==> flow/design.v <==
`timescale 1ns / 1ps
module alu_top(
    input             clk,
    input      [31:0] a_in,
    input      [31:0] b_in,
    input      [3:0]  aluc_in,
    output reg [31:0] r_out,
    output reg        zero_out,
    output reg        overflow_out
    );
    reg  [31:0] a_q, b_q;
    reg  [3:0]  aluc_q;
    wire [31:0] r;
    wire        zero, overflow;
    alu u_alu(.a(a_q), .b(b_q), .overflow(overflow), .zero(zero), .r(r), .aluc(aluc_q));
    always @(posedge clk) begin
        a_q          <= a_in;
        b_q          <= b_in;
        aluc_q       <= aluc_in;
        r_out        <= r;
        zero_out     <= zero;
        overflow_out <= overflow;
    end
endmodule

`timescale 1ns / 1ps
module alu(
    input [31:0]a,
    input [31:0]b,
    output overflow,
    output zero,
    output [31:0]r,
    input [3:0] aluc   
    );
    parameter Add    =    3'b000;     
    parameter Addu    =    3'b010;     
    parameter Sub    =     3'b001;     
    parameter Subu    =    3'b011;     
    parameter And    =    3'b100;     
    parameter Or    =    3'b101;     
    parameter Xor    =    3'b110;     
	 parameter Lui1    =    3'b111;     
	 wire signed [31:0] sa=a,sb=b;
	 reg [32:0]result;
always@(*)begin
        case(aluc)
            Addu: begin
                result=a+b;
            end
            Subu: begin
                result=a-b;
            end
            Add: begin
                result=sa+sb;
            end
            Sub: begin
                result=sa-sb;
            end
            And: begin
                result=a&b;
            end
            Or: begin
                result=a|b;
            end
            Xor: begin
                result=a^b;
            end
            Lui1: begin
				result = {b[15:0], 16'b0};
				end
            default:
                result=a+b;
        endcase
    end
    assign r=result[31:0];
    assign zero=(r==32'b0)?1:0;
    assign overflow=result[32];
endmodule
==> Step by step through the tools: alu_top <==
What the tools print for alu_top, step after step.
Lines are those of the file above, counted from 1.
Library cell names are shortened.
{ "inputs": {"top_module": "alu_top", "clk_port": "clk", "cell_library": "sky130hd", "lib_corner": "tt_025C_1v80"} }

==> After elaboration <==
Source: Yosys, flattened and elaborated, memories not mapped. Widths are those after wreduce; folded enables and synchronous resets count as part of the registers. Registers that Yosys merges into a memory's read port (data or address) are not register bits. Print and check cells do not count.
{ "bits": {"reg_bits": 102, "inputBits": 69, "out_inout_bits": 34, "elab_cells": 23} }
{ "op_classes": {"addsub": 4, "equal": 6, "muxes": 2, "n_logic": 3, "reduce_logical": 2} }
{ "op_table": {"columns": ["cell", "count"], "rows": [
  ["33-bit case mux with 7-bit select", 1],
  ["32-bit by 32-bit adder with 33-bit output", 2],
  ["32-bit by 32-bit subtractor with 33-bit output", 2],
  ["32-bit bitwise AND", 1],
  ["32-bit bitwise OR", 1],
  ["32-bit XOR", 1],
  ["32-bit zero test", 1],
  ["4-bit by 3-bit equality test with 1-bit output with constant B", 4],
  ["4-bit by 1-bit equality test with 1-bit output with constant B", 1],
  ["4-bit by 2-bit equality test with 1-bit output with constant B", 1],
  ["4-bit zero test", 1],
  ["1-bit 2-to-1 mux", 1]
]} }

==> Depth <==
Yosys ltp: most cells in a row. Word level: on the elaborated netlist, between registers, memories and ports. Mapped: between sequential cells and ports; inverters and the memories' decode and read muxes count.
{ "depth": {"depth_word": 4, "ABC_AREA": 0, "depth_mapped": 24, "depth_no_buf": 21} }

==> Netlist <==
Source: synth_stat.txt of the flow (Yosys; design flattened, memories mapped). It holds for the ABC_AREA given above (unset counts as 0); a run with the other value may have another netlist.
{ "mapped": {"mapped_cells": 1117, "mapped_area_um2": 9158.8, "sequential_area_um2": 2042.0, "ff_cells": 102, "n_buf": 48} }
{ "by_type": {"columns": ["type", "count"], "rows": [
  ["dfxtp_1", 102],
  ["ha_1", 128],
  ["xnor2_1", 86],
  ["nand2_1", 91],
  ["nor2_1", 90],
  ["inv_1", 89],
  ["a21oi_1", 64],
  ["mux2i_1", 25],
  ["o21ai_0", 41],
  ["mux4_2", 9],
  ["a21o_1", 23],
  ["xor2_1", 18],
  ["clkbuf_1", 29],
  ["o221ai_1", 12],
  ["nand4_1", 16],
  ["nor3_1", 20],
  ["o22ai_1", 16],
  ["a211oi_1", 13]
]} }
Other cell types: 66; their cells: 245.
By module: a second synthesis without flattening, with its own total; a netlist apart from the flattened one above.
{ "unflattened": {"cells_unflattened": 1147, "hier_area_um2": 9303.9} }
Each row is one instance without its submodules.
{ "modules": {"columns": ["mod", "n_inst", "n_cells", "area_um2", "mod_seq_area_um2"], "rows": [
  ["alu", 1, 1045, 7262.0, 0.0],
  ["alu_top", 1, 102, 2042.0, 2042.0]
]} }

==> Path before layout <==
Source: OpenSTA report_checks on the synthesized netlist (no wires, ideal clock, input and output delay 20% of the period each), path of least setup slack; recovery checks are left aside. Register names are those of the netlist, which keeps one name where synthesis merged equal registers.
{ "synth_path": {"path_type": "reg-to-reg", "start": "register aluc_q[1]", "end": "register zero_out", "clock_period_ns": 6.0, "setup_ns": 0.065, "launch_ns": 0.000, "arrival_time_ns": 6.025, "required_time_ns": 5.935, "slack_ns": -0.089, "delay_ns": 6.090, "path_stages": 25, "path_buffers": 9, "period_less_setup_slack_ns": 6.089} }
"delay_ns" = arrival - input delay + setup time.
"path_stages": output pins that drive a net of the path, with the launching flip-flop's if there is one; two outputs of one cell count as two.
"period_less_setup_slack_ns" = period - worst setup slack (recovery checks aside). The figure is calculated, with input and output delays left at 20% of the set period.
The rows between start and end are the longest chain of elaborated cells between them; the timing report does not say that the signal goes this way. Where chains are equally long, one stands for them.
Each line given opens the expression or statement behind the cell; cells for indexed reads and writes are added by Yosys, which also makes memories of some case tables.
{ "synth_via": {"cell_sequence": "dfxtp_1 -> buf_6 -> buf_6 -> buf_6 -> buf_2 -> buf_1 -> clkbuf_1 -> clkbuf_1 -> and3_1 -> clkbuf_1 -> buf_1 -> nor2_1 -> xnor2_1 -> ha_1 -> nand2b_1 -> a21boi_1 -> o21ai_4 -> o21ai_1 -> xnor2_1 -> o221ai_1 -> or4_1 -> or4_1 -> or4_1 -> or4_1 -> nor2_1", "elab_chain_len": 4, "cells_between": 10, "cone_lines": 2, "cone_classes": "6 x eq/ne; 2 x mux; 2 x reduce/logical"} }
{ "synth_lines": {"columns": ["item", "line_no", "source"], "rows": [
  ["start: declaration", 12, "reg  [3:0]  aluc_q;"],
  ["start: assignment", 19, "aluc_q       <= aluc_in;"],
  ["4-bit by 3-bit equality test with 1-bit output", 46, "case(aluc)"],
  ["33-bit case mux with 7-bit select", 46, null],
  ["32-bit zero test", 76, "assign zero=(r==32'b0)?1:0;"],
  ["1-bit 2-to-1 mux", 76, null],
  ["end: assignment", 21, "zero_out     <= zero;"],
  ["end: declaration", 8, "output reg        zero_out,"]
]} }
Nets of the timed path that keep an RTL name, with a line that drives or declares them; the list need not be complete.
{ "synth_nets": {"columns": ["signal", "line_no"], "rows": [
  ["r[10]", 46]
]} }

==> Worst path after layout <==
Path of least setup slack in the final report of flow run 1 (OpenROAD, finished layout, wires in). Where an end is a register, its clock arrival counts in the times.
{ "layout_path": {"path_type": "reg-to-reg", "start": "register b_q[10]", "end": "register zero_out", "clock_period_ns": 4.91, "setup_ns": 0.06, "launch_ns": 0.38, "arrival_time_ns": 5.63, "required_time_ns": 5.22, "slack_ns": -0.41, "path_stages": 19, "path_buffers": 0} }
The rows between start and end are the longest chain of elaborated cells between them; the timing report does not say that the signal goes this way. Where chains are equally long, one stands for them.
{ "layout_via": {"cell_sequence": "dfxtp_2 -> or3_4 -> or3_4 -> or3_4 -> nor4_4 -> nand4_1 -> nor4_4 -> nand2_1 -> nand2_1 -> xnor2_1 -> ha_2 -> nor3b_1 -> nor4_1 -> nand4b_1 -> or4_1 -> or4_4 -> or4_1 -> or4_1 -> nor2_1", "elab_chain_len": 4, "cells_between": 10, "cone_classes": "4 x add/sub; 2 x mux; 3 x logic; 1 x reduce/logical"} }
{ "layout_lines": {"columns": ["item", "line_no", "source"], "rows": [
  ["start: declaration", 11, "reg  [31:0] a_q, b_q;"],
  ["start: assignment", 18, "b_q          <= b_in;"],
  ["32-bit by 32-bit adder with 33-bit output", 72, "result=a+b;"],
  ["33-bit case mux with 7-bit select", 46, "case(aluc)"],
  ["32-bit zero test", 76, "assign zero=(r==32'b0)?1:0;"],
  ["1-bit 2-to-1 mux", 76, null],
  ["end: assignment", 21, "zero_out     <= zero;"],
  ["end: declaration", 8, "output reg        zero_out,"]
]} }

Appendix: measured runs

Stored flow runs of alu_top (3 of them; Yosys, OpenROAD, sky130hd). They differ in their settings and are not a sequence. Constraints: input delay and output delay 20% of the set period each, output load 0.01 pF.
"achieved clock period (ns)" is the run's clock period less its worst setup slack. It is reckoned from that one timing run; input and output delays stay at 20% of the period that was set.
By "worst setup path time (ns)" is meant the share of the clock period that the worst setup path is allowed (20% is reserved at inputs, 20% at outputs), minus its slack. Clock arrival times at its registers enter into it.
"finish__power__total" rests on the timing tool's default activity at the inputs, not on a simulated workload.

settings of flow run 1
{
  "CORE_UTILIZATION": 29,
  "MIN_ROUTING_LAYER": "met1",
  "PLACE_DENSITY_LB_ADDON": 0.19,
  "SETUP_SLACK_MARGIN": 1.26,
  "SLEW_MARGIN": 40,
  "period_ns": 4.91,
  "CAP_MARGIN": 20,
  "CORE_MARGIN": 2
}
report of flow run 1
yosys chip area after synthesis (um^2): 9158.8
finish__design__die__area: 33020.3
finish__design__instance__area__stdcell: 13733.2
finish__design__instance__utilization: 0.4386
finish__timing__setup__ws: -0.414
finish__timing__setup__tns: -0.414
finish__timing__hold__ws: 0.769
finish__power__total: 3.552e-03
achieved clock period (ns): 5.324
worst setup path time (ns): 5.32
worst setup path kind: reg-to-reg

settings of flow run 2
{
  "CORE_UTILIZATION": 40,
  "CTS_CLUSTER_SIZE": 79,
  "GPL_TIMING_DRIVEN": 0,
  "PLACE_DENSITY": 0.86,
  "period_ns": 6.0,
  "CAP_MARGIN": 20,
  "CORE_MARGIN": 2,
  "SLEW_MARGIN": 20
}
report of flow run 2
yosys chip area after synthesis (um^2): 9158.8
finish__design__die__area: 24122.7
finish__design__instance__area__stdcell: 11177.0
finish__design__instance__utilization: 0.4952
finish__timing__setup__ws: 0.094
finish__timing__setup__tns: 0.000
finish__timing__hold__ws: 0.849
finish__power__total: 2.447e-03
achieved clock period (ns): 5.906
worst setup path time (ns): 5.91
worst setup path kind: reg-to-reg

settings of flow run 3
{
  "CORE_UTILIZATION": 40,
  "period_ns": 6.29,
  "CAP_MARGIN": 20,
  "CORE_MARGIN": 2,
  "SLEW_MARGIN": 20
}
report of flow run 3
yosys chip area after synthesis (um^2): 9158.8
finish__design__die__area: 24122.7
finish__design__instance__area__stdcell: 10852.9
finish__design__instance__utilization: 0.4808
finish__timing__setup__ws: 0.454
finish__timing__setup__tns: 0.000
finish__timing__hold__ws: 0.759
finish__power__total: 2.336e-03
achieved clock period (ns): 5.836
worst setup path time (ns): 5.84
worst setup path kind: reg-to-reg
